==> flow/design.v <==
`timescale 1ns/1ps
module rotation #(
	parameter DSIZE		= 16
)(
	input				clock,
	input				rst_n,
	input [DSIZE-1:0]	idata,
	input [DSIZE-1:0]	comp,
	output[DSIZE-1:0]	odata,
	output				cmp_rel			 
);
reg [DSIZE-1:0]	data_reg;
always@(posedge clock,negedge rst_n)
	if(~rst_n)	data_reg	<= {DSIZE{1'b0}};
	else begin
		if(comp > idata)
				data_reg	<= idata;
		else	data_reg	<= idata - comp;
	end   
reg 			cmp_reg;
always@(posedge clock)
	cmp_reg		<= !(comp > idata);
assign	odata	= data_reg;
assign	cmp_rel	= cmp_reg;
endmodule
`timescale 1ns/1ps
module shift_add #(
	parameter	DSIZE	= 16,
	parameter	SNUM	= 0
)(
	input				clock	,
	input				en		,
	input [DSIZE-1:0]	X       ,
	input [DSIZE-1:0]	Y       ,
	output[DSIZE-1:0]	Z       
);
reg [DSIZE:0]		data;
always@(posedge clock)
	if(en)	data	<= X + (Y>>SNUM);
	else	data	<= X;
assign	Z = data[DSIZE]? {DSIZE{1'b1}} : data[DSIZE-1:0];
endmodule
`timescale 1ns/1ps
module shift_sub #(
	parameter	DSIZE	= 16,
	parameter	SNUM
)(
	input				clock	,
	input				en		,
	input [DSIZE-1:0]	X		,
	input [DSIZE-1:0]	Y		,
	output[DSIZE-1:0]	Z
);
reg [DSIZE:0]	data;
always@(posedge clock)
	if(en)	data	<= X - (Y>>SNUM);
	else	data	<= X;
assign	Z	= data[DSIZE]? {DSIZE{1'b0}} : data[DSIZE-1:0];
endmodule
`timescale 1ns/1ps
module collect_cos #(
	parameter		DSIZE	= 16,
	parameter		SEL		= 16
)(
	input				clock	,
	input				en		,
	input [DSIZE-1:0]	X		,
	output[DSIZE-1:0]	Y
);
localparam		CSIZE	= DSIZE;
localparam		COS_45_000		=  0.7071 * 2**CSIZE,      
                COS_26_565      =  0.8944 * 2**CSIZE,
                COS_14_036      =  0.9701 * 2**CSIZE,
                COS_7_1250      =  0.9923 * 2**CSIZE,
                COS_3_5763      =  0.9981 * 2**CSIZE,
                COS_1_7899      =  0.9995 * 2**CSIZE,
                COS_0_8952      =  0.9999 * 2**CSIZE,
                COS_0_4476      =  1.0000 * 2**CSIZE,
                COS_0_2238      =  1.0000 * 2**CSIZE,
                COS_0_1119      =  1.0000 * 2**CSIZE,
                COS_0_0560      =  1.0000 * 2**CSIZE,
                COS_0_0280      =  1.0000 * 2**CSIZE,
                COS_0_0140      =  1.0000 * 2**CSIZE,
                COS_0_0070      =  1.0000 * 2**CSIZE,
                COS_0_0035      =  1.0000 * 2**CSIZE,
                COS_0_0017      =  1.0000 * 2**CSIZE,
	            COS_0_0009	    =  1.0000 * 2**CSIZE;
wire [CSIZE:0]	cos_cf [16:0]	;
assign	cos_cf[ 0]	= COS_45_000		;
assign	cos_cf[ 1]	= COS_26_565		;
assign	cos_cf[ 2]	= COS_14_036		;
assign	cos_cf[ 3]	= COS_7_1250		;
assign	cos_cf[ 4]	= COS_3_5763		;
assign	cos_cf[ 5]	= COS_1_7899		;
assign	cos_cf[ 6]	= COS_0_8952		;
assign	cos_cf[ 7]	= COS_0_4476		;
assign	cos_cf[ 8]	= COS_0_2238		;
assign	cos_cf[ 9]	= COS_0_1119		;
assign	cos_cf[10]	= COS_0_0560		;
assign	cos_cf[11]	= COS_0_0280		;
assign	cos_cf[12]	= COS_0_0140		;
assign	cos_cf[13]	= COS_0_0070		;
assign	cos_cf[14]	= COS_0_0035		;
assign	cos_cf[15]	= COS_0_0017		;
assign	cos_cf[16]	= COS_0_0009		;
localparam [4:0]	SM = (SEL > 16)? 16 : SEL; 
reg [DSIZE+CSIZE-1:0]		mul_data;
always@(posedge clock)
	case(SM)
	5'd0	: mul_data	<= en? X * cos_cf[ 0]	: X << CSIZE ;
	5'd1    : mul_data	<= en? X * cos_cf[ 1]   : X << CSIZE ;
    5'd2    : mul_data	<= en? X * cos_cf[ 2]   : X << CSIZE ;
    5'd3    : mul_data	<= en? X * cos_cf[ 3]   : X << CSIZE ;
    5'd4    : mul_data	<= en? X * cos_cf[ 4]   : X << CSIZE ;
    5'd5    : mul_data	<= en? X * cos_cf[ 5]   : X << CSIZE ;
    5'd6    : mul_data	<= en? X * cos_cf[ 6]   : X << CSIZE ;
    5'd7    : mul_data	<= en? X * cos_cf[ 7]   : X << CSIZE ;
    5'd8    : mul_data	<= en? X * cos_cf[ 8]   : X << CSIZE ;
    5'd9    : mul_data	<= en? X * cos_cf[ 9]   : X << CSIZE ;
    5'd10   : mul_data	<= en? X * cos_cf[10]   : X << CSIZE ;
    5'd11   : mul_data	<= en? X * cos_cf[11]   : X << CSIZE ;
    5'd12   : mul_data	<= en? X * cos_cf[12]   : X << CSIZE ;
    5'd13   : mul_data	<= en? X * cos_cf[13]   : X << CSIZE ;
    5'd14   : mul_data	<= en? X * cos_cf[14]   : X << CSIZE ;
	5'd15   : mul_data	<= en? X * cos_cf[15]   : X << CSIZE ;
	5'd16   : mul_data	<= en? X * cos_cf[16]   : X << CSIZE ;  
	default : mul_data	<= X << DSIZE;
	endcase
assign	Y = mul_data[CSIZE+DSIZE-1-:DSIZE];
endmodule
`timescale 1ns/1ps
module sin_cos #(
	parameter	ASIZE	=	16,
	parameter	DSIZE	= 	16,
	parameter	RNUM	= 	16
)(
	input				clock 	,
	input [ASIZE-1:0]	angle   ,
	output[DSIZE-1:0]	cos		,
	output[DSIZE-1:0]	sin		
);
localparam	RSIZE	= (RNUM > 16)? 16 : RNUM;
localparam		Angle_45		= 45*2**     (1*ASIZE)	/90,			 
				Angle_26		= 26.5651*2**(1*ASIZE)	/90,       
				Angle_14		= 14.0362*2**(1*ASIZE)	/90,       
				Angle_7			= 7.1250*2** (1*ASIZE)	/90,        
				Angle_3			= 3.5763*2** (1*ASIZE)	/90,        
				Angle_1_7899	= 1.7899*2** (1*ASIZE)	/90,        
				Angle_0_8952	= 0.8952*2** (1*ASIZE)	/90,        
				Angle_0_4476	= 0.4476*2** (1*ASIZE)	/90,        
				Angle_0_2238	= 0.2238*2** (1*ASIZE)	/90,        
				Angle_0_1119	= 0.1119*2** (1*ASIZE)	/90,
				Angle_0_0560	= 0.0560*2** (1*ASIZE)	/90,
				Angle_0_0280	= 0.0280*2** (1*ASIZE)	/90,    	
                Angle_0_0140    = 0.0140*2** (1*ASIZE)	/90,
                Angle_0_0070    = 0.0070*2** (1*ASIZE)	/90,
                Angle_0_0035    = 0.0035*2** (1*ASIZE)	/90,
                Angle_0_0017    = 0.0017*2** (1*ASIZE)	/90,
                Angle_0_0009    = 0.0009*2** (1*ASIZE)	/90;
wire [ASIZE-1:0]	ANGLE [16:0];
assign	ANGLE [ 0]	= Angle_45				;    
assign	ANGLE [ 1]	= Angle_26	            ;
assign	ANGLE [ 2]	= Angle_14	            ;
assign	ANGLE [ 3]	= Angle_7		        ;
assign	ANGLE [ 4]	= Angle_3		        ;
assign	ANGLE [ 5]	= Angle_1_7899          ;
assign	ANGLE [ 6]	= Angle_0_8952          ;
assign	ANGLE [ 7]	= Angle_0_4476          ;
assign	ANGLE [ 8]	= Angle_0_2238          ;
assign	ANGLE [ 9]	= Angle_0_1119          ;
assign	ANGLE [10]	= Angle_0_0560          ;
assign	ANGLE [11]	= Angle_0_0280          ;
assign	ANGLE [12]	= Angle_0_0140          ;
assign	ANGLE [13]	= Angle_0_0070          ;
assign	ANGLE [14]	= Angle_0_0035          ;
assign	ANGLE [15]	= Angle_0_0017          ;
assign	ANGLE [16]	= Angle_0_0009          ;
wire[ASIZE-1:0]		angle_value	[RSIZE-1:0];
wire[ASIZE-1:0]		angle_rotate_result [RSIZE-1:0];	 
reg [RSIZE-1:0]		rotation_occure;
wire[RSIZE-1:0]		shift_en;			
assign	angle_value[0] = angle;
genvar II;
generate
for(II=0;II<RSIZE;II=II+1)begin:LOOP_BLOCK
rotation #(
	.DSIZE			(ASIZE)
)rotation_inst(
	.clock			(clock						),
	.rst_n          (1'b1						),
	.idata          (angle_value[II]			),
	.comp           (ANGLE[II]					),
	.odata          (angle_rotate_result[II]	),
	.cmp_rel		(shift_en[II]				)
);
if(II != (RSIZE-1))begin
assign	angle_value[II+1]	= angle_rotate_result[II];
end
end
endgenerate
wire[DSIZE:0]	xcoords_value 	[RSIZE-1:0];
wire[DSIZE:0]	ycoords_value	[RSIZE-1:0];
wire[DSIZE:0]	x_shift_result [RSIZE-1:0];
wire[DSIZE:0]	y_shift_result [RSIZE-1:0];
assign	xcoords_value[0]	= 1'b1<<DSIZE;
assign	ycoords_value[0]	= {DSIZE{1'b0}};
generate
for (II = 0;II<RSIZE;II=II+1)begin:SHIFT_BLOCK
shift_sub #(
	.DSIZE		(DSIZE+1		),
	.SNUM 		(II				)
)shift_sub_inst(
	.clock		(clock					),
	.en			(shift_en[II]           ),
	.X			(xcoords_value[II]          ),
	.Y			(ycoords_value[II]          ),
	.Z      	(x_shift_result[II]   )
);
shift_add #(
	.DSIZE		(DSIZE+1		),
	.SNUM 		(II				)
)shift_add_inst(
	.clock		(clock					),
	.en			(shift_en[II]           ),
	.X			(ycoords_value[II]          ),
	.Y			(xcoords_value[II]          ),
	.Z      	(y_shift_result[II]   )
);
if(II != (RSIZE-1))begin
assign	ycoords_value[II+1] = y_shift_result[II];
assign	xcoords_value[II+1]	= x_shift_result[II];
end
end
endgenerate
wire[DSIZE-1:0]		cos_coeff [RSIZE-1:0];
wire[DSIZE-1:0]		cos_coeff_result [RSIZE-1:0];
assign	cos_coeff[0]	= {DSIZE{1'b1}};
generate
for(II=0;II<RSIZE;II=II+1)begin:COS_COEFF_BLOCK
collect_cos #(
	.DSIZE			(DSIZE		),
	.SEL			(II			)
)collect_cos_inst(
	.clock			(clock					),
	.en				(shift_en[II]           ),
	.X				(cos_coeff[II]          ),
	.Y      		(cos_coeff_result[II]   )
);
if(II != (RSIZE-1))begin
assign	 cos_coeff[II+1] = cos_coeff_result[II];
end
end
endgenerate
reg [DSIZE+DSIZE:0]		X_reg,Y_reg;
always@(posedge clock)begin
	X_reg	<=  cos_coeff_result[RSIZE-1][DSIZE-1:0] *  x_shift_result[RSIZE-1][DSIZE-:(DSIZE+1)]; 
	Y_reg	<=  cos_coeff_result[RSIZE-1][DSIZE-1:0] *  y_shift_result[RSIZE-1][DSIZE-:(DSIZE+1)]; 
end
assign	cos	= X_reg[DSIZE+DSIZE-1-:DSIZE];
assign	sin	= Y_reg[DSIZE+DSIZE-1-:DSIZE];
endmodule
## From RTL to reports: sin_cos

What the tools print for sin_cos, step after step.
Lines are those of the file above, counted from 1.
Library cell names are shortened.
A cell with - has no value.

- Top module: sin_cos
- Clock port: clock
- Library: sky130hd
- Corner: tt_025C_1v80

## Word-level counts

Yosys after proc, flatten, opt, wreduce and memory -nomap, before mapping. Print and check cells are not counted. Equal cells are merged and count once.

- Output and inout bits: 32
- Register bits: 1152
- Input bits: 17
- Word-level cells: 278

- Muxes and demuxes: 83
- Add/sub/neg operators: 45
- Reductions and logical operators: 16
- $mul: 8
- Magnitude comparators: 16

Operators with widths:

| operator | number |
|---|---|
| 16-bit by 16-bit multiplier with 32-bit output with constant B | 5 |
| 17-bit 2-to-1 mux | 61 |
| 16-bit by 17-bit multiplier with 32-bit output | 2 |
| 16-bit by 13-bit multiplier with 29-bit output with constant B | 1 |
| 16-bit 2-to-1 mux | 15 |
| 32-bit 2-to-1 mux | 6 |
| 31-bit 2-to-1 mux | 1 |
| 17-bit by 10-bit adder with 18-bit output | 1 |
| 17-bit by 10-bit subtractor with 18-bit output | 1 |
| 17-bit by 11-bit adder with 18-bit output | 1 |
| 17-bit by 11-bit subtractor with 18-bit output | 1 |
| 17-bit by 12-bit adder with 18-bit output | 1 |
| 17-bit by 12-bit subtractor with 18-bit output | 1 |
| 17-bit by 13-bit adder with 18-bit output | 1 |
| 17-bit by 13-bit subtractor with 18-bit output | 1 |
| 17-bit by 14-bit adder with 18-bit output | 1 |
| 17-bit by 14-bit subtractor with 18-bit output | 1 |
| 17-bit by 15-bit adder with 18-bit output | 1 |
| 17-bit by 15-bit subtractor with 18-bit output | 1 |
| 17-bit by 16-bit subtractor with 18-bit output with constant A | 1 |
| 17-bit by 16-bit adder with 18-bit output with constant B | 1 |
| 17-bit by 2-bit adder with 18-bit output | 1 |
| 17-bit by 2-bit subtractor with 18-bit output | 1 |
| 17-bit by 3-bit adder with 18-bit output | 1 |
| 17-bit by 3-bit subtractor with 18-bit output | 1 |
| 17-bit by 4-bit adder with 18-bit output | 1 |
| 17-bit by 4-bit subtractor with 18-bit output | 1 |
| 17-bit by 5-bit adder with 18-bit output | 1 |

Other operator kinds: 41; their cells: 56.

## Longest topological paths

Yosys ltp: most cells in a row. Word level: on the elaborated netlist, between registers, memories and ports. Mapped: between sequential cells and ports; inverters and the memories' decode and read muxes count.

- Depth after elaboration: 3
- ABC_AREA: 0
- Mapped depth: 26
- Depth with buffers taken out: 23

## Mapped cells and area

Source: synth_stat.txt of the flow (Yosys; design flattened, memories mapped). It holds for the ABC_AREA given above (unset counts as 0); a run with the other value may have another netlist.

Cell types:

| type | number | total area (µm²) |
|---|---|---|
| dfxtp_1 | 970 | 1.94E+04 |
| fa_1 | 919 | 1.84E+04 |
| ha_1 | 916 | 1.15E+04 |
| inv_1 | 1393 | 5.23E+03 |
| xnor2_1 | 305 | 2.67E+03 |
| nand2_1 | 607 | 2.28E+03 |
| nor2_1 | 506 | 1.9E+03 |
| xor2_1 | 191 | 1.67E+03 |
| a21oi_1 | 317 | 1.59E+03 |
| and2_1 | 249 | 1.56E+03 |
| nor2b_1 | 218 | 1.36E+03 |
| o21ai_0 | 236 | 1.18E+03 |
| mux2_2 | 93 | 1.05E+03 |
| a21o_1 | 128 | 960.922 |
| nor3_1 | 169 | 845.811 |
| or2_2 | 119 | 744.464 |
| clkbuf_1 | 196 | 735.706 |
| nand3_1 | 95 | 475.456 |

Other cell types: 81; their cells: 741.

- Buffer cells: 213
- Sequential area: 19418.6 µm²
- Mapped area: 79140.9 µm²
- Standard cells after synthesis: 8368
- Flip-flop cells: 970

The figures by module come from a second, unflattened synthesis with its own total; it is not the netlist above.

- Cell total of the unflattened synthesis: 13511
- Area (unflattened synthesis): 123360.8 µm²

Each row is one instance without its submodules.

Modules:

| module | sequential area (µm²) | cells | times used | area (µm²) |
|---|---|---|---|---|
| rotation (DSIZE=16) | 420.4 | 188 | 16 | 1620.3 |
| sin_cos | 640.6 | 1937 | 1 | 17445.5 |
| collect_cos | 320.3 | 642 | 1 | 6303.5 |
| collect_cos | 320.3 | 617 | 1 | 5815.6 |
| collect_cos | 320.3 | 549 | 1 | 5617.9 |
| collect_cos | 320.3 | 565 | 1 | 5336.4 |
| collect_cos | 320.3 | 572 | 1 | 5271.3 |
| collect_cos | 320.3 | 525 | 1 | 4865.9 |
| collect_cos | 320.3 | 454 | 1 | 4255.3 |
| shift_sub | 360.3 | 211 | 1 | 1699.1 |
| shift_sub | 360.3 | 201 | 1 | 1637.8 |
| shift_add | 360.3 | 196 | 1 | 1594.0 |
| shift_add | 360.3 | 192 | 1 | 1590.3 |
| shift_sub | 360.3 | 197 | 1 | 1537.7 |

Further modules, not shown: 36.

## Worst setup path after synthesis

Path of least setup slack by OpenSTA after synthesis, without wires, with an ideal clock, recovery checks aside; 20% of the period is set as input and as output delay. Where synthesis merged equal registers, the netlist keeps one of their names.

- Path type: reg2reg
- From: reg SHIFT_BLOCK[15].shift_add_inst.data[17]
- To: reg Y_reg[29]
- Delay of the path: 6609 ps
- Period: 6500 ps
- Setup time: 119 ps
- Stages on the path: 25
- Buffers on the path: 4
- Path slack: -109 ps
- Arrival time: 6490 ps
- Data required time: 6381 ps
- Time at the first pin: 0 ps
- Synthesis period reached: 6609 ps

"delay of the path" = arrival - input delay + setup time.
"stages on the path" counts driving pins, that of a launching flip-flop among them; a cell with two outputs on the path counts twice.
"synthesis period reached" is the clock period less the worst setup slack; recovery checks do not enter. This is arithmetic on one report: input and output delays are still those of the set period (20% each).
Between the ends stands the longest chain of elaborated cells between them, by number of cells; it is not shown to be the way that was timed. Of several equally long chains one is given.
A line is the first line of the expression or statement that the cell stems from. Yosys adds cells for indexed reads and writes and turns some case tables into memories.

- Cells stage by stage: dfxtp_1 -> clkbuf_1 -> clkbuf_1 -> or2_2 -> clkbuf_1 -> clkbuf_1 -> nand2_1 -> fa_1 -> fa_1 -> fa_1 -> fa_1 -> inv_1 -> fa_1 -> inv_1 -> fa_1 -> inv_1 -> ha_1 -> nand2_1 -> or4b_2 -> a211oi_1 -> or4b_1 -> a31oi_1 -> o21ai_1 -> a21oi_1 -> xnor2_1
- Length of the longest elaborated chain: 2
- Elaborated cells on any way between the ends: 2
- RTL lines with such cells: 2
- Those cells by class: mul: 1; mux: 1

Ends and longest elaborated chain, after synthesis:

| what | RTL line | RTL |
|---|---|---|
| start, declared | 37 | `reg [DSIZE:0] data;` |
| start, assigned | 39 | `if(en) data <= X + (Y>>SNUM);` |
| start, assigned | 40 | `else data <= X;` |
| 17-bit 2-to-1 mux | 41 | `assign Z = data[DSIZE]? {DSIZE{1'b1}} : data[DSIZE-1:0];` |
| 16-bit by 17-bit multiplier with 32-bit output | 257 | `Y_reg <= cos_coeff_result[RSIZE-1][DSIZE-1:0] * y_shift_result[RSIZE-1][DSIZE-:(DSIZE+1)];` |
| end, assigned | 257 |  |

## Timing after layout

From the final timing report of run A: the path of least setup slack in the routed layout; clock arrival at registers is part of the times.
The path's times are printed in steps of 10 ps; the period is the one set.

- Path type: reg2reg
- From: reg SHIFT_BLOCK[15].shift_add_inst.data[17]
- To: reg Y_reg[28]
- Arrival time: 6710 ps
- Path slack: -2360 ps
- Stages on the path: 23
- Setup time: 110 ps
- Data required time: 4350 ps
- Buffers on the path: 4
- Time at the first pin: 710 ps
- Period: 3750 ps

Between the ends stands the longest chain of elaborated cells between them, by number of cells; it is not shown to be the way that was timed. Of several equally long chains one is given.

- Cells stage by stage: dfxtp_4 -> buf_12 -> or2_4 -> buf_6 -> and2_4 -> fa_1 -> fa_1 -> fa_1 -> fa_1 -> fa_1 -> inv_2 -> fa_1 -> inv_2 -> ha_4 -> nor2_4 -> nor2b_2 -> o21ai_2 -> or4b_4 -> a31oi_1 -> buf_4 -> o21ai_2 -> buf_4 -> xor2_1
- Length of the longest elaborated chain: 2
- Elaborated cells on any way between the ends: 2
- RTL lines with such cells: 2
- Those cells by class: mul: 1; mux: 1

Ends and longest elaborated chain, after layout:

| what | RTL line | RTL |
|---|---|---|
| start, declared | 37 | `reg [DSIZE:0] data;` |
| start, assigned | 39 | `if(en) data <= X + (Y>>SNUM);` |
| start, assigned | 40 | `else data <= X;` |
| 17-bit 2-to-1 mux | 41 | `assign Z = data[DSIZE]? {DSIZE{1'b1}} : data[DSIZE-1:0];` |
| 16-bit by 17-bit multiplier with 32-bit output | 257 | `Y_reg <= cos_coeff_result[RSIZE-1][DSIZE-1:0] * y_shift_result[RSIZE-1][DSIZE-:(DSIZE+1)];` |
| end, assigned | 257 |  |

==> results <==
Measured results for sin_cos: 6 stored runs of the Yosys and OpenROAD flow on sky130hd. The settings differ; the order carries no meaning. The constraints put input and output delay at 20% of the set period each and load the outputs with 0.01 pF.
"period achieved" means the clock period less the worst setup slack. The figure is calculated, with input and output delays left at 20% of the set period.
"worst path time" means the part of the period allowed to the worst setup path (the constraints hold back 20% at inputs and 20% at outputs) less its slack; where the path has registers, the arrival times of their clocks count too.
"worst path time" is given in steps of 10 ps.

### Run A

Settings: `CELL_PAD_IN_SITES_GLOBAL_PLACEMENT=1`, `CORE_MARGIN=9`, `CORE_UTILIZATION=40`, `CTS_CLUSTER_DIAMETER=295`, `GPL_ROUTABILITY_DRIVEN=0`, `GPL_TIMING_DRIVEN=1`, `PLACE_DENSITY_LB_ADDON=0.25`, `TNS_END_PERCENT=65`, `period_ns=3.75`, `CAP_MARGIN=20`, `SLEW_MARGIN=20`

- Utilization after layout: 48.8 %
- Post-route setup TNS: -191381 ps
- Period achieved: 6110 ps
- Post-synthesis cell area: 79140.9 µm²
- Worst path time: 6110 ps
- Worst path kind: reg2reg
- Worst setup slack after layout: -2360 ps
- Standard-cell area after routing: 95645.5 µm²
- Worst hold slack in the final report: 288 ps
- Full die area: 214188.0 µm²

### Run B

Settings: `ABC_AREA=0`, `CORE_ASPECT_RATIO=0.62`, `CTS_CLUSTER_DIAMETER=27`, `CTS_CLUSTER_SIZE=26`, `GPL_ROUTABILITY_DRIVEN=1`, `HOLD_SLACK_MARGIN=-0.01`, `SETUP_SLACK_MARGIN=0.85`, `SLEW_MARGIN=40`, `period_ns=6.5`, `CAP_MARGIN=20`, `CORE_MARGIN=2`, `CORE_UTILIZATION=40`

- Utilization after layout: 47.5 %
- Standard-cell area after routing: 93338.3 µm²
- Worst path time: 6190 ps
- Worst path kind: reg2reg
- Worst hold slack in the final report: 278 ps
- Period achieved: 6186 ps
- Post-route setup TNS: 0 ps
- Post-synthesis cell area: 79140.9 µm²
- Worst setup slack after layout: 314 ps
- Full die area: 201529.0 µm²

### Run C

Settings: `CELL_PAD_IN_SITES_DETAIL_PLACEMENT=1`, `CELL_PAD_IN_SITES_GLOBAL_PLACEMENT=1`, `CORE_MARGIN=9`, `CORE_UTILIZATION=40`, `CTS_CLUSTER_DIAMETER=295`, `CTS_CLUSTER_SIZE=25`, `GPL_ROUTABILITY_DRIVEN=0`, `GPL_TIMING_DRIVEN=1`, `HOLD_SLACK_MARGIN=0.11`, `PLACE_DENSITY_LB_ADDON=0.25`, `TNS_END_PERCENT=80`, `period_ns=3.75`, `CAP_MARGIN=20`, `SLEW_MARGIN=20`

- Post-synthesis cell area: 79140.9 µm²
- Full die area: 214188.0 µm²
- Worst hold slack in the final report: 299 ps
- Post-route setup TNS: -203801 ps
- Period achieved: 6162 ps
- Worst setup slack after layout: -2412 ps
- Standard-cell area after routing: 93664.8 µm²
- Worst path time: 6160 ps
- Worst path kind: reg2reg
- Utilization after layout: 47.8 %

### Run D

Settings: `CORE_MARGIN=4`, `CORE_UTILIZATION=62`, `CTS_CLUSTER_DIAMETER=372`, `GPL_ROUTABILITY_DRIVEN=1`, `GPL_TIMING_DRIVEN=1`, `MAX_ROUTING_LAYER=met5`, `MIN_ROUTING_LAYER=met2`, `PLACE_DENSITY=0.6`, `SETUP_SLACK_MARGIN=1.0`, `SLEW_MARGIN=0`, `TNS_END_PERCENT=25`, `period_ns=3.83`, `CAP_MARGIN=20`

- Full die area: 133426.0 µm²
- Utilization after layout: 74.8 %
- Standard-cell area after routing: 94445.6 µm²
- Post-synthesis cell area: 79140.9 µm²
- Post-route setup TNS: -194270 ps
- Period achieved: 6223 ps
- Worst hold slack in the final report: 285 ps
- Worst path time: 6220 ps
- Worst path kind: reg2reg
- Worst setup slack after layout: -2393 ps

### Run E

Settings: `ABC_AREA=0`, `CORE_ASPECT_RATIO=0.62`, `CTS_CLUSTER_DIAMETER=27`, `GPL_ROUTABILITY_DRIVEN=1`, `HOLD_SLACK_MARGIN=-0.01`, `SETUP_SLACK_MARGIN=0.14`, `SLEW_MARGIN=40`, `period_ns=6.5`, `CAP_MARGIN=20`, `CORE_MARGIN=2`, `CORE_UTILIZATION=40`

- Post-route setup TNS: 0 ps
- Full die area: 201529.0 µm²
- Utilization after layout: 46.1 %
- Worst setup slack after layout: 349 ps
- Worst hold slack in the final report: 270 ps
- Worst path time: 6150 ps
- Worst path kind: reg2reg
- Standard-cell area after routing: 90687.0 µm²
- Post-synthesis cell area: 79140.9 µm²
- Period achieved: 6151 ps

### Run F

Settings: `CAP_MARGIN=40`, `CELL_PAD_IN_SITES_DETAIL_PLACEMENT=1`, `CORE_MARGIN=9`, `CORE_UTILIZATION=54`, `CTS_CLUSTER_SIZE=62`, `GPL_ROUTABILITY_DRIVEN=0`, `PLACE_DENSITY_LB_ADDON=0.1`, `SETUP_SLACK_MARGIN=1.94`, `SLEW_MARGIN=40`, `TNS_END_PERCENT=5`, `period_ns=8.55`

- Worst path time: 6600 ps
- Worst path kind: reg2reg
- Period achieved: 6603 ps
- Standard-cell area after routing: 85798.5 µm²
- Post-route setup TNS: 0 ps
- Full die area: 160661.0 µm²
- Utilization after layout: 58.9 %
- Worst hold slack in the final report: 286 ps
- Worst setup slack after layout: 1947 ps
- Post-synthesis cell area: 79140.9 µm²
